==> flow/design.v <==
module encode_fsm(input logic [247:0] data, input logic clk_out, reset, start, output logic [61:0] coded_kmer, output logic coded_ready);
    always_ff @(posedge clk_out) begin
        if(reset==0) begin
            coded_ready<=0;
        end
        else if(start) begin  
            coded_kmer[ 0 ]<=data[ 1 ]^data[ 2 ];
            coded_kmer[ 2 ]<=data[ 9 ]^data[ 10 ];
            coded_kmer[ 4 ]<=data[ 17 ]^data[ 18 ];
            coded_kmer[ 6 ]<=data[ 25 ]^data[ 26 ];
            coded_kmer[ 8 ]<=data[ 33 ]^data[ 34 ];
            coded_kmer[ 10 ]<=data[ 41 ]^data[ 42 ];
            coded_kmer[ 12 ]<=data[ 49 ]^data[ 50 ];
            coded_kmer[ 14 ]<=data[ 57 ]^data[ 58 ];
            coded_kmer[ 16 ]<=data[ 65 ]^data[ 66 ];
            coded_kmer[ 18 ]<=data[ 73 ]^data[ 74 ];
            coded_kmer[ 20 ]<=data[ 81 ]^data[ 82 ];
            coded_kmer[ 22 ]<=data[ 89 ]^data[ 90 ];
            coded_kmer[ 24 ]<=data[ 97 ]^data[ 98 ];
            coded_kmer[ 26 ]<=data[ 105 ]^data[ 106 ];
            coded_kmer[ 28 ]<=data[ 113 ]^data[ 114 ];
            coded_kmer[ 30 ]<=data[ 121 ]^data[ 122 ];
            coded_kmer[ 32 ]<=data[ 129 ]^data[ 130 ];
            coded_kmer[ 34 ]<=data[ 137 ]^data[ 138 ];
            coded_kmer[ 36 ]<=data[ 145 ]^data[ 146 ];
            coded_kmer[ 38 ]<=data[ 153 ]^data[ 154 ];
            coded_kmer[ 40 ]<=data[ 161 ]^data[ 162 ];
            coded_kmer[ 42 ]<=data[ 169 ]^data[ 170 ];
            coded_kmer[ 44 ]<=data[ 177 ]^data[ 178 ];
            coded_kmer[ 46 ]<=data[ 185 ]^data[ 186 ];
            coded_kmer[ 48 ]<=data[ 193 ]^data[ 194 ];
            coded_kmer[ 50 ]<=data[ 201 ]^data[ 202 ];
            coded_kmer[ 52 ]<=data[ 209 ]^data[ 210 ];
            coded_kmer[ 54 ]<=data[ 217 ]^data[ 218 ];
            coded_kmer[ 56 ]<=data[ 225 ]^data[ 226 ];
            coded_kmer[ 58 ]<=data[ 233 ]^data[ 234 ];
            coded_kmer[ 60 ]<=data[ 241 ]^data[ 242 ];
            coded_kmer[ 1 ]<=data[ 2 ];
            coded_kmer[ 3 ]<=data[ 10 ];
            coded_kmer[ 5 ]<=data[ 18 ];
            coded_kmer[ 7 ]<=data[ 26 ];
            coded_kmer[ 9 ]<=data[ 34 ];
            coded_kmer[ 11 ]<=data[ 42 ];
            coded_kmer[ 13 ]<=data[ 50 ];
            coded_kmer[ 15 ]<=data[ 58 ];
            coded_kmer[ 17 ]<=data[ 66 ];
            coded_kmer[ 19 ]<=data[ 74 ];
            coded_kmer[ 21 ]<=data[ 82 ];
            coded_kmer[ 23 ]<=data[ 90 ];
            coded_kmer[ 25 ]<=data[ 98 ];
            coded_kmer[ 27 ]<=data[ 106 ];
            coded_kmer[ 29 ]<=data[ 114 ];
            coded_kmer[ 31 ]<=data[ 122 ];
            coded_kmer[ 33 ]<=data[ 130 ];
            coded_kmer[ 35 ]<=data[ 138 ];
            coded_kmer[ 37 ]<=data[ 146 ];
            coded_kmer[ 39 ]<=data[ 154 ];
            coded_kmer[ 41 ]<=data[ 162 ];
            coded_kmer[ 43 ]<=data[ 170 ];
            coded_kmer[ 45 ]<=data[ 178 ];
            coded_kmer[ 47 ]<=data[ 186 ];
            coded_kmer[ 49 ]<=data[ 194 ];
            coded_kmer[ 51 ]<=data[ 202 ];
            coded_kmer[ 53 ]<=data[ 210 ];
            coded_kmer[ 55 ]<=data[ 218 ];
            coded_kmer[ 57 ]<=data[ 226 ];
            coded_kmer[ 59 ]<=data[ 234 ];
            coded_kmer[ 61 ]<=data[ 242 ];
            coded_ready<=1;
        end
        else if(coded_ready) begin  
            coded_ready<=0;      
        end
    end
endmodule
module canonic_fsm(input logic clk_out, reset, coded_ready, input logic [61:0]coded_kmer, 
					  output logic [61:0]k_canon, output logic canon_ready);  
	logic [61:0]k;    
	logic state;  
	always_ff @(posedge clk_out) begin
		if(reset==0) begin
			state<=0;
		end
		else if(coded_ready) begin
			state<=1;
		end
		else if(canon_ready) begin
			state<=0;	
		end	
	end
    always_comb begin
        begin
			k[ 1 : 0 ]=~coded_kmer[ 61 : 60 ];
			k[ 3 : 2 ]=~coded_kmer[ 59 : 58 ];
			k[ 5 : 4 ]=~coded_kmer[ 57 : 56 ];
			k[ 7 : 6 ]=~coded_kmer[ 55 : 54 ];
			k[ 9 : 8 ]=~coded_kmer[ 53 : 52 ];
			k[ 11 : 10 ]=~coded_kmer[ 51 : 50 ];
			k[ 13 : 12 ]=~coded_kmer[ 49 : 48 ];
			k[ 15 : 14 ]=~coded_kmer[ 47 : 46 ];
			k[ 17 : 16 ]=~coded_kmer[ 45 : 44 ];
			k[ 19 : 18 ]=~coded_kmer[ 43 : 42 ];
			k[ 21 : 20 ]=~coded_kmer[ 41 : 40 ];
			k[ 23 : 22 ]=~coded_kmer[ 39 : 38 ];
			k[ 25 : 24 ]=~coded_kmer[ 37 : 36 ];
			k[ 27 : 26 ]=~coded_kmer[ 35 : 34 ];
			k[ 29 : 28 ]=~coded_kmer[ 33 : 32 ];
			k[ 31 : 30 ]=~coded_kmer[ 31 : 30 ];
			k[ 33 : 32 ]=~coded_kmer[ 29 : 28 ];
			k[ 35 : 34 ]=~coded_kmer[ 27 : 26 ];
			k[ 37 : 36 ]=~coded_kmer[ 25 : 24 ];
			k[ 39 : 38 ]=~coded_kmer[ 23 : 22 ];
			k[ 41 : 40 ]=~coded_kmer[ 21 : 20 ];
			k[ 43 : 42 ]=~coded_kmer[ 19 : 18 ];
			k[ 45 : 44 ]=~coded_kmer[ 17 : 16 ];
			k[ 47 : 46 ]=~coded_kmer[ 15 : 14 ];
			k[ 49 : 48 ]=~coded_kmer[ 13 : 12 ];
			k[ 51 : 50 ]=~coded_kmer[ 11 : 10 ];
			k[ 53 : 52 ]=~coded_kmer[ 9 : 8 ];
			k[ 55 : 54 ]=~coded_kmer[ 7 : 6 ];
			k[ 57 : 56 ]=~coded_kmer[ 5 : 4 ];
			k[ 59 : 58 ]=~coded_kmer[ 3 : 2 ];
			k[ 61 : 60 ]=~coded_kmer[ 1 : 0 ];
			if(k<coded_kmer) begin
				k_canon=k;
			end
			else begin
				k_canon=coded_kmer;  
			end
		end
		canon_ready=state;
    end                                                     
endmodule
module k_canon_to_hash_result_velocidad_3pasos(input logic clk_out, reset, canon_ready, input logic [61:0]k_canon,  
							  output logic [63:0] hash_result, output logic hash_ready);
    logic [63:0] k0, k1, k2, k3, k4, k5, k6;
	logic [8:0] state, nextstate;  
	logic [31:0] x0, x1, x2, x3, x4, x5,x6, x7, x8, x9, 
	             x0_, x1_, x2_, x3_, x4_, x5_,x6_, x7_, x8_, x9_;
	logic [18:0] y0, y1, y2, w0, w1, w2, n0, 
				 y0_, y1_, y2_, w0_, w1_, w2_, n0_;
	always_ff @(posedge clk_out) begin
		if(reset==0) begin
			state<=0;
			hash_ready<=0;
		end
		else if(canon_ready) begin
			state<=1;
		end  
		else if(state==0) begin
			hash_ready<=0;  
		end	 
		else if(state==1) begin
			state<=2;
		end  
		else if(state==2) begin
			state<=3;
		end  
		else if(state==3) begin
			state<=4;
		end  
		else if(state==4) begin
			state<=5;
		end  
		else if(state==5) begin
			state<=6;
		end  
		else if(state==6) begin
			state<=7;
		end  
		else if(state==7) begin
			state<=8;		
		end  
		else if(state==8) begin
			state<=9;
		end  
		else if(state==9) begin
			state<=10;
		end  
		else if(state==10) begin
			state<=11;
		end  
		else if(state==11) begin
			state<=12;
		end  
		else if(state==12) begin
			state<=13;
		end  
		else if(state==13) begin
			state<=14;
		end  
		else if(state==14) begin
			state<=0;
			hash_ready<=1;
		end  
	end  
	always_ff @(posedge clk_out) begin
	case(state)
		1: k0 <= k_canon>>33;
		2: k1 <= k0^k_canon;
		3: begin
			x0<=k1[15:0]*'b1000110011001101;
			x1<=k1[31:16]*'b1000110011001101;
			x2<=k1[15:0]*'b1110110101010101;
			x3<=k1[15:0]*'b1010111111010111;
			x4<=k1[31:16]*'b1110110101010101;
			x5<=k1[47:32]*'b1000110011001101;
			x6<=k1[15:0]*'b1111111101010001;
			x7<=k1[31:16]*'b1010111111010111;
			x8<=k1[47:32]*'b1110110101010101;
			x9<=k1[63:48]*'b1000110011001101;
		end
		4: begin
			y0<= x3[31:16]  + x4[31:16]  + x5[31:16];
			y1<= x6[15:0] + x7[15:0] + x8[15:0];
			w0<= x1[31:16] + x2[31:16] + x3[15:0];
			w1<= x4[15:0] + x5[15:0];
			n0<= x0[31:16] + x2[15:0] + x1[15:0];
			k2[15:0]<= x0[15:0];
		end
		5: begin
			y2<= y0 + y1 + x9[15:0];
			w2<= w0 + w1 + n0[17:16];
			k2[31:16]<=n0;
		end
		6: begin
			k2[63:48]<= y2 + w2[18:16];
			k2[47:32]<= w2;		
		end
		7: k3 <= k2>>33;
		8: k4 <= k3^k2;
		9: begin
			x0_<=k4[15:0]*'b1110110001010011;
			x1_<=k4[31:16]*'b1110110001010011;
			x2_<=k4[15:0]*'b0001101010000101;
			x3_<=k4[15:0]*'b1011100111111110;
			x4_<=k4[31:16]*'b0001101010000101;
			x5_<=k4[47:32]*'b1110110001010011;
			x6_<=k4[15:0]*'b1100010011001110;
			x7_<=k4[31:16]*'b1011100111111110;
			x8_<=k4[47:32]*'b0001101010000101;
			x9_<=k4[63:48]*'b1110110001010011;
		end
		10: begin
            y0_<= x3_[31:16]  + x4_[31:16]  + x5_[31:16];
			y1_<= x6_[15:0] + x7_[15:0] + x8_[15:0];
			w0_<= x1_[31:16] + x2_[31:16] + x3_[15:0];
			w1_<= x4_[15:0] + x5_[15:0];
			n0_<= x0_[31:16] + x2_[15:0] + x1_[15:0];
			k5[15:0]<= x0_[15:0];
		end
		11: begin
			y2_<= y0_ + y1_ + x9_[15:0];
			w2_<= w0_ + w1_ + n0_[17:16];
			k5[31:16]<=n0_;
        end
		12: begin
			k5[63:48]<= y2_ + w2_[18:16];
			k5[47:32]<= w2_;
		end
		13: k6 <= k5>>33;
		14: hash_result <= k6^k5;
	endcase
	end
endmodule: k_canon_to_hash_result_velocidad_3pasos
module ldz_position(input logic reset, clk_out, hash_ready, input logic [63:0]hash_result, input logic start,  
output logic [5:0]ldz, output logic ldz_ready, output logic [31:0] sum_ldz);
	logic state;  
	logic [63:0]Ms;
    logic [31:0] bits32;
    logic [15:0] bits16;
    logic [8:0] bits8;
    logic [3:0] bits4;
    logic [1:0] bits2; 
    logic bits[31:0];
	always_ff @(posedge clk_out) begin
	    if(reset==0) begin
            ldz_ready<= 0;
            sum_ldz<=0;
            state<=0;
        end
        else begin
		if(hash_ready) begin
			state<=1;
		end
		else begin
			state<=0;	
		end	
        if(state) begin
            ldz_ready<=1;
            sum_ldz<=sum_ldz+ldz;
        end
        else begin
            ldz_ready<=0;
        end
        end
	end 
    always_comb begin
        begin
			Ms[13:0]=14'b10000000000000;
			Ms[63:14]=hash_result[63:14];
			ldz[5]=(Ms[63:32]==0);  
			if(ldz[5])
				bits32= Ms[31:0];
			else
				bits32[31:0]= Ms[63:32];  
			ldz[4]= (bits32[31:16]==0);  
			 if(ldz[4])
				bits16=bits32[15:0]; 
			 else             
				bits16=bits32[31:16];  
			 ldz[3]=(bits16[15:8]==0);  
			 if(ldz[3])
				bits8=bits16[7:0];
			 else
				bits8=bits16[15:8];
			 ldz[2]=(bits8[7:4]==0);
			 if(ldz[2])
				bits4=bits8[3:0];  
			 else
				bits4=bits8[7:4];
			 ldz[1]=(bits4[3:2]==0); 
			 if(ldz[1])
				bits2=bits4[1:0];            
			 else
				bits2=bits4[3:2];			 
			 ldz[0]=(bits2[1]==0); 
		end
    end
endmodule: ldz_position
module kmer_hash_top(
    input  logic        clk_out,
    input  logic        reset,         
    input  logic        in_valid,
    input  logic [7:0]  in_char,
    output logic        in_ready,
    output logic        out_valid,
    output logic [63:0] out_hash,
    output logic [5:0]  out_ldz,
    output logic [31:0] out_sum
);
    logic [247:0] data;
    logic [4:0]   count;
    logic         busy;
    logic         start;
    logic [61:0]  coded_kmer;  logic coded_ready;
    logic [61:0]  k_canon;     logic canon_ready;
    logic [63:0]  hash_result; logic hash_ready;
    logic [5:0]   ldz;         logic ldz_ready;
    logic [31:0]  sum_ldz;
    assign in_ready = ~busy;
    always_ff @(posedge clk_out) begin
        if(reset==0) begin
            data<=0;
            count<=0;
            busy<=0;
            start<=0;
        end
        else begin
            start<=0;
            if(in_valid && !busy) begin
                if(in_char==8'b0) begin
                    data<=0;
                    count<=0;
                end
                else begin
                    data[247:8]<=data[239:0];
                    data[7:0]<=in_char;
                    if(count>=30) begin
                        count<=31;
                        start<=1;
                        busy<=1;
                    end
                    else begin
                        count<=count+1;
                    end
                end
            end
            else if(hash_ready) begin
                busy<=0;
            end
        end
    end
    encode_fsm f1(.data(data), .clk_out(clk_out), .reset(reset), .start(start),
                  .coded_kmer(coded_kmer), .coded_ready(coded_ready));
    canonic_fsm f2(.clk_out(clk_out), .reset(reset), .coded_ready(coded_ready),
                   .coded_kmer(coded_kmer), .k_canon(k_canon), .canon_ready(canon_ready));
    k_canon_to_hash_result_velocidad_3pasos f3(.clk_out(clk_out), .reset(reset),
                   .canon_ready(canon_ready), .k_canon(k_canon),
                   .hash_result(hash_result), .hash_ready(hash_ready));
    ldz_position f4(.reset(reset), .clk_out(clk_out), .hash_ready(hash_ready),
                    .hash_result(hash_result), .start(start),
                    .ldz(ldz), .ldz_ready(ldz_ready), .sum_ldz(sum_ldz));
    assign out_valid = ldz_ready;
    assign out_hash  = hash_result;
    assign out_ldz   = ldz;
    assign out_sum   = sum_ldz;
endmodule
**Tool chain data of kmer_hash_top**

What the tools print for kmer_hash_top, step after step.
Lines are those of the file above, counted from 1.
Cell names lack the library's common part.
Not given: -

- Top module: kmer_hash_top
- Clock port: clk_out
- Standard-cell library: sky130hd
- Corner: tt_025C_1v80

**Word-level counts**

Source: Yosys, flattened and elaborated, memories not mapped. Widths are those after wreduce. Registers that Yosys merges into a memory's read port (data or address) are not register bits. Print and check cells do not count. Equal cells are merged and count once.

- Clocked read ports x word width: 0
- Memory bits (read-only): 0
- Bits in registers: 1524
- RAM bits: 0
- Input port bits: 11
- Output and inout bits: 104
- Memories kept: 0
- Bits in latches: 0

- Reduce/logical cells: 20
- Divide/modulo/power cells: 0
- Multipliers: 20
- Magnitude comparators: 2
- Shifts and indexed selects: 0
- Mux-type cells: 50
- Bitwise logic cells: 71
- Add/sub/neg operators: 30
- Eq/ne operators: 30

Operator list:

| operator | number |
|---|---|
| multiplier 16 x 16 -> 32 bit (second input constant) | 9 |
| multiplier 16 x 13 -> 29 bit (second input constant) | 2 |
| multiplier 16 x 16 -> 16 bit (second input constant) | 2 |
| multiplier 16 x 15 -> 15 bit (second input constant) | 2 |
| multiplier 16 x 15 -> 31 bit (second input constant) | 1 |
| multiplier 16 x 14 -> 16 bit (second input constant) | 2 |
| 2-to-1 mux 235 bit | 1 |
| multiplier 16 x 13 -> 16 bit (second input constant) | 1 |
| adder 16 bit | 12 |
| multiplier 16 x 9 -> 16 bit (second input constant) | 1 |
| XOR 31 x 64 -> 64 bit | 2 |
| 2-to-1 mux 9 bit | 14 |
| adder 16 x 16 -> 17 bit | 6 |
| equality test 9 x 4 -> 1 bit (second input constant) | 7 |
| inverter 2 bit | 31 |
| XOR 29 x 62 -> 62 bit | 1 |
| less-than comparator 62 bit | 1 |
| 2-to-1 mux 62 bit | 1 |
| adder 19 x 16 -> 19 bit | 2 |
| adder 19 bit | 2 |
| adder 19 x 2 -> 19 bit | 2 |
| adder 17 x 16 -> 18 bit | 2 |
| equality test 9 x 3 -> 1 bit (second input constant) | 4 |
| adder 16 x 3 -> 16 bit | 2 |
| adder 32 x 6 -> 32 bit | 1 |
| zero test 32 bit | 1 |
| 2-to-1 mux 32 bit | 1 |
| XOR 1 bit | 31 |

Not listed: further kinds 28, cells in them 79.

**Logic depth**

Longest topological path by Yosys (ltp), each cell counted once; first at word level (registers and memories cut), then after technology mapping (sequential cells cut; the memories' decode and read muxes count).

- Depth in word-level cells: 17
- ABC_AREA: 0
- Depth in mapped cells: 24

**Mapped cells and area**

Yosys stat after the flow's synthesis: flattened, memories mapped to cells. It holds for the ABC_AREA given above (unset counts as 0); a run with the other value may have another netlist.

Cell types:

| cell type | number |
|---|---|
| edfxtp_1 | 1191 |
| fa_1 | 1314 |
| ha_1 | 2072 |
| inv_1 | 2427 |
| xnor2_1 | 597 |
| dfxtp_1 | 121 |
| a21oi_1 | 443 |
| xor2_1 | 251 |
| o21ai_0 | 285 |
| nor2_1 | 371 |
| nand2_1 | 311 |
| a21o_1 | 147 |
| nand3_1 | 171 |
| nor3_1 | 154 |
| o21bai_1 | 82 |
| o21a_1 | 75 |
| a211oi_1 | 57 |
| mux2i_1 | 40 |

Other cell types: 63; their cells: 762.

- Mapped flip-flops: 1312
- Standard cells after synthesis: 10871
- Mapped area: 0.1233571 mm²

The figures by module come from a second, unflattened synthesis with its own total; it is not the netlist above.

- Cell total of the unflattened synthesis: 11741
- Area (unflattened synthesis): 0.1324458 mm²

Rows give one instance, submodules left out.

Modules:

| module | cells | sequential area (mm²) | area (mm²) | times used |
|---|---|---|---|---|
| k_canon_to_hash_result_velocidad_3pasos | 9986 | 0.0342228 | 0.1152843 | 1 |
| kmer_hash_top | 1172 | 0.0051049 | 0.010983 | 1 |
| ldz_position | 279 | 0.0006807 | 0.0023585 | 1 |
| encode_fsm | 96 | 0.0018818 | 0.0021658 | 1 |
| canonic_fsm | 208 | 0.00002 | 0.0016541 | 1 |

**Timing after synthesis**

Path of least setup slack by OpenSTA after synthesis, without wires, with an ideal clock, recovery checks aside; 20% of the period is set as input and as output delay. Where synthesis merged equal registers, the netlist keeps one of their names.

- Kind: register -> register
- Start: register f3.k1[5]
- End: register f3.x3[31]
- Arrival time: 6.197 ns
- Library setup time: 0.277 ns
- Driving pins on the path: 24
- Path delay: 6.474 ns
- Time at the first pin: 0.000 ns
- Period: 7.5 ns
- Required time: 7.223 ns
- Slack: 1.025 ns
- Synthesis period reached: 6.475 ns

"path delay" is the arrival time less input delay plus setup time.
"driving pins on the path": output pins that drive a net of the path, with the launching flip-flop's if there is one; two outputs of one cell count as two.
"synthesis period reached" is the clock period less the worst setup slack; recovery checks do not enter. This is arithmetic on one report: input and output delays are still those of the set period (20% each).
Between the ends stands the longest chain of elaborated cells between them, by number of cells; it is not shown to be the way that was timed. Of several equally long chains one is given.
A line is the first line of the expression or statement that the cell stems from. Yosys adds cells for indexed reads and writes and turns some case tables into memories.

- Cell sequence: edfxtp_1 > inv_1 > ha_1 > fa_1 > inv_1 > fa_1 > inv_1 > fa_1 > inv_1 > fa_1 > inv_1 > fa_1 > inv_1 > ha_1 > or3_1 > or3_1 > nor3_1 > o31ai_1 > a31oi_1 > a21o_1 > o31a_1 > o21ai_1 > o311ai_0 > o211ai_1
- Length of the longest elaborated chain: 1
- Elaborated cells between the ends (all ways): 1
- Source lines of those cells: 1

Ends and longest elaborated chain, post-synthesis:

| item | line | text |
|---|---|---|
| from (decl) | 136 | `logic [63:0] k0, k1, k2, k3, k4, k5, k6;` |
| from (assign) | 200 | `2: k1 <= k0^k_canon;` |
| multiplier 16 x 16 -> 32 bit | 205 | `x3<=k1[15:0]*'b1010111111010111;` |
| to (assign) | 205 |  |
| to (decl) | 138 | `logic [31:0] x0, x1, x2, x3, x4, x5,x6, x7, x8, x9,` |

**Timing after layout**

Path of least setup slack in the final report of run 1 (OpenROAD, finished layout, wires in). Where an end is a register, its clock arrival counts in the times.

- Kind: register -> register
- Start: register f3.k1[4]
- End: register f3.x0[31]
- Library setup time: 0.25 ns
- Arrival time: 7.64 ns
- Driving pins on the path: 23
- Slack: 0.42 ns
- Time at the first pin: 0.80 ns
- Period: 7.5 ns
- Required time: 8.06 ns

Between the ends stands the longest chain of elaborated cells between them, by number of cells; it is not shown to be the way that was timed. Of several equally long chains one is given.

- Cell sequence: edfxtp_1 > buf_4 > ha_1 > ha_1 > inv_1 > fa_1 > inv_1 > fa_1 > inv_1 > fa_1 > fa_1 > inv_1 > ha_1 > a211oi_1 > nand2b_1 > a2111oi_2 > nor3_1 > o41ai_1 > a21oi_1 > o311ai_1 > o21ai_0 > a21oi_1 > xnor2_1
- Length of the longest elaborated chain: 1
- Elaborated cells between the ends (all ways): 1
- Source lines of those cells: 1

Ends and longest elaborated chain, post-layout:

| item | line | text |
|---|---|---|
| from (decl) | 136 | `logic [63:0] k0, k1, k2, k3, k4, k5, k6;` |
| from (assign) | 200 | `2: k1 <= k0^k_canon;` |
| multiplier 16 x 16 -> 32 bit | 202 | `x0<=k1[15:0]*'b1000110011001101;` |
| to (assign) | 202 |  |
| to (decl) | 138 | `logic [31:0] x0, x1, x2, x3, x4, x5,x6, x7, x8, x9,` |

Measured results for kmer_hash_top: 3 stored runs of the Yosys and OpenROAD flow on sky130hd. The settings differ; the order carries no meaning. The constraints put input and output delay at 20% of the set period each and load the outputs with 0.01 pF.
"achieved period": clock period set for the run, less the worst setup slack. It is reckoned from that one timing run; input and output delays stay at 20% of the period that was set.

### Run 1

==> flow/run.sh <==
#!/bin/bash
# the make line also repeats the synthesis and layout settings of config.mk as NAME=value (left out here)
make -C /OpenROAD-flow-scripts/flow DESIGN_CONFIG=/design/flow/config.mk WORK_HOME=/design/flow/orfs CLKGATE_MAP_FILE= finish
==> flow/config.mk <==
export PLATFORM = sky130hd
export DESIGN_NAME = kmer_hash_top
export DESIGN_NICKNAME = kmer_hash_top
export VERILOG_FILES = /design/flow/design.v
export SDC_FILE = /design/flow/constraint.sdc
export NUM_CORES = 4
export LEC_CHECK = 0
export CAP_MARGIN = 20
export CORE_MARGIN = 2
export CORE_UTILIZATION = 40
export SLEW_MARGIN = 20
==> flow/constraint.sdc <==
create_clock -name core_clock -period 7.5 [get_ports {clk_out}]
set_input_delay 1.5000 -clock core_clock [delete_from_list [all_inputs] [get_ports {clk_out}]]
set_output_delay 1.5000 -clock core_clock [all_outputs]
set_load 0.01 [all_outputs]

Results of run 1:
- Post-synthesis cell area: 0.1233571 mm²
- Die area: 0.31285 mm²
- Post-layout utilization: 44.3%
- Worst setup slack after layout: 0.424 ns
- Setup TNS: 0.000 ns
- Post-route worst hold slack: 0.411 ns
- Achieved period: 7.076 ns

### Run 2

==> flow/run.sh <==
#!/bin/bash
# the make line also repeats the synthesis and layout settings of config.mk as NAME=value (left out here)
make -C /OpenROAD-flow-scripts/flow DESIGN_CONFIG=/design/flow/config.mk WORK_HOME=/design/flow/orfs CLKGATE_MAP_FILE= finish
==> flow/config.mk <==
export PLATFORM = sky130hd
export DESIGN_NAME = kmer_hash_top
export DESIGN_NICKNAME = kmer_hash_top
export VERILOG_FILES = /design/flow/design.v
export SDC_FILE = /design/flow/constraint.sdc
export NUM_CORES = 4
export LEC_CHECK = 0
export CAP_MARGIN = 20
export CELL_PAD_IN_SITES_GLOBAL_PLACEMENT = 3
export CORE_MARGIN = 2
export CORE_UTILIZATION = 37
export GPL_ROUTABILITY_DRIVEN = 0
export HOLD_SLACK_MARGIN = 0.1
export MAX_ROUTING_LAYER = met4
export PLACE_DENSITY = 0.82
export SLEW_MARGIN = 20
==> flow/constraint.sdc <==
create_clock -name core_clock -period 5.96 [get_ports {clk_out}]
set_input_delay 1.1920 -clock core_clock [delete_from_list [all_inputs] [get_ports {clk_out}]]
set_output_delay 1.1920 -clock core_clock [all_outputs]
set_load 0.01 [all_outputs]

Results of run 2:
- Post-synthesis cell area: 0.1233571 mm²
- Die area: 0.338032 mm²
- Post-layout utilization: 43.4%
- Worst setup slack after layout: -0.121 ns
- Setup TNS: -0.690 ns
- Post-route worst hold slack: 0.373 ns
- Achieved period: 6.081 ns

### Run 3

==> flow/run.sh <==
#!/bin/bash
# the make line also repeats the synthesis and layout settings of config.mk as NAME=value (left out here)
make -C /OpenROAD-flow-scripts/flow DESIGN_CONFIG=/design/flow/config.mk WORK_HOME=/design/flow/orfs CLKGATE_MAP_FILE= finish
==> flow/config.mk <==
export PLATFORM = sky130hd
export DESIGN_NAME = kmer_hash_top
export DESIGN_NICKNAME = kmer_hash_top
export VERILOG_FILES = /design/flow/design.v
export SDC_FILE = /design/flow/constraint.sdc
export NUM_CORES = 4
export LEC_CHECK = 0
export CAP_MARGIN = 20
export CORE_MARGIN = 2
export CORE_UTILIZATION = 40
export SLEW_MARGIN = 20
==> flow/constraint.sdc <==
create_clock -name core_clock -period 6.23 [get_ports {clk_out}]
set_input_delay 1.2460 -clock core_clock [delete_from_list [all_inputs] [get_ports {clk_out}]]
set_output_delay 1.2460 -clock core_clock [all_outputs]
set_load 0.01 [all_outputs]

Results of run 3:
- Post-synthesis cell area: 0.1233571 mm²
- Die area: 0.31285 mm²
- Post-layout utilization: 45.7%
- Worst setup slack after layout: 0.044 ns
- Setup TNS: 0.000 ns
- Post-route worst hold slack: 0.398 ns
- Achieved period: 6.186 ns
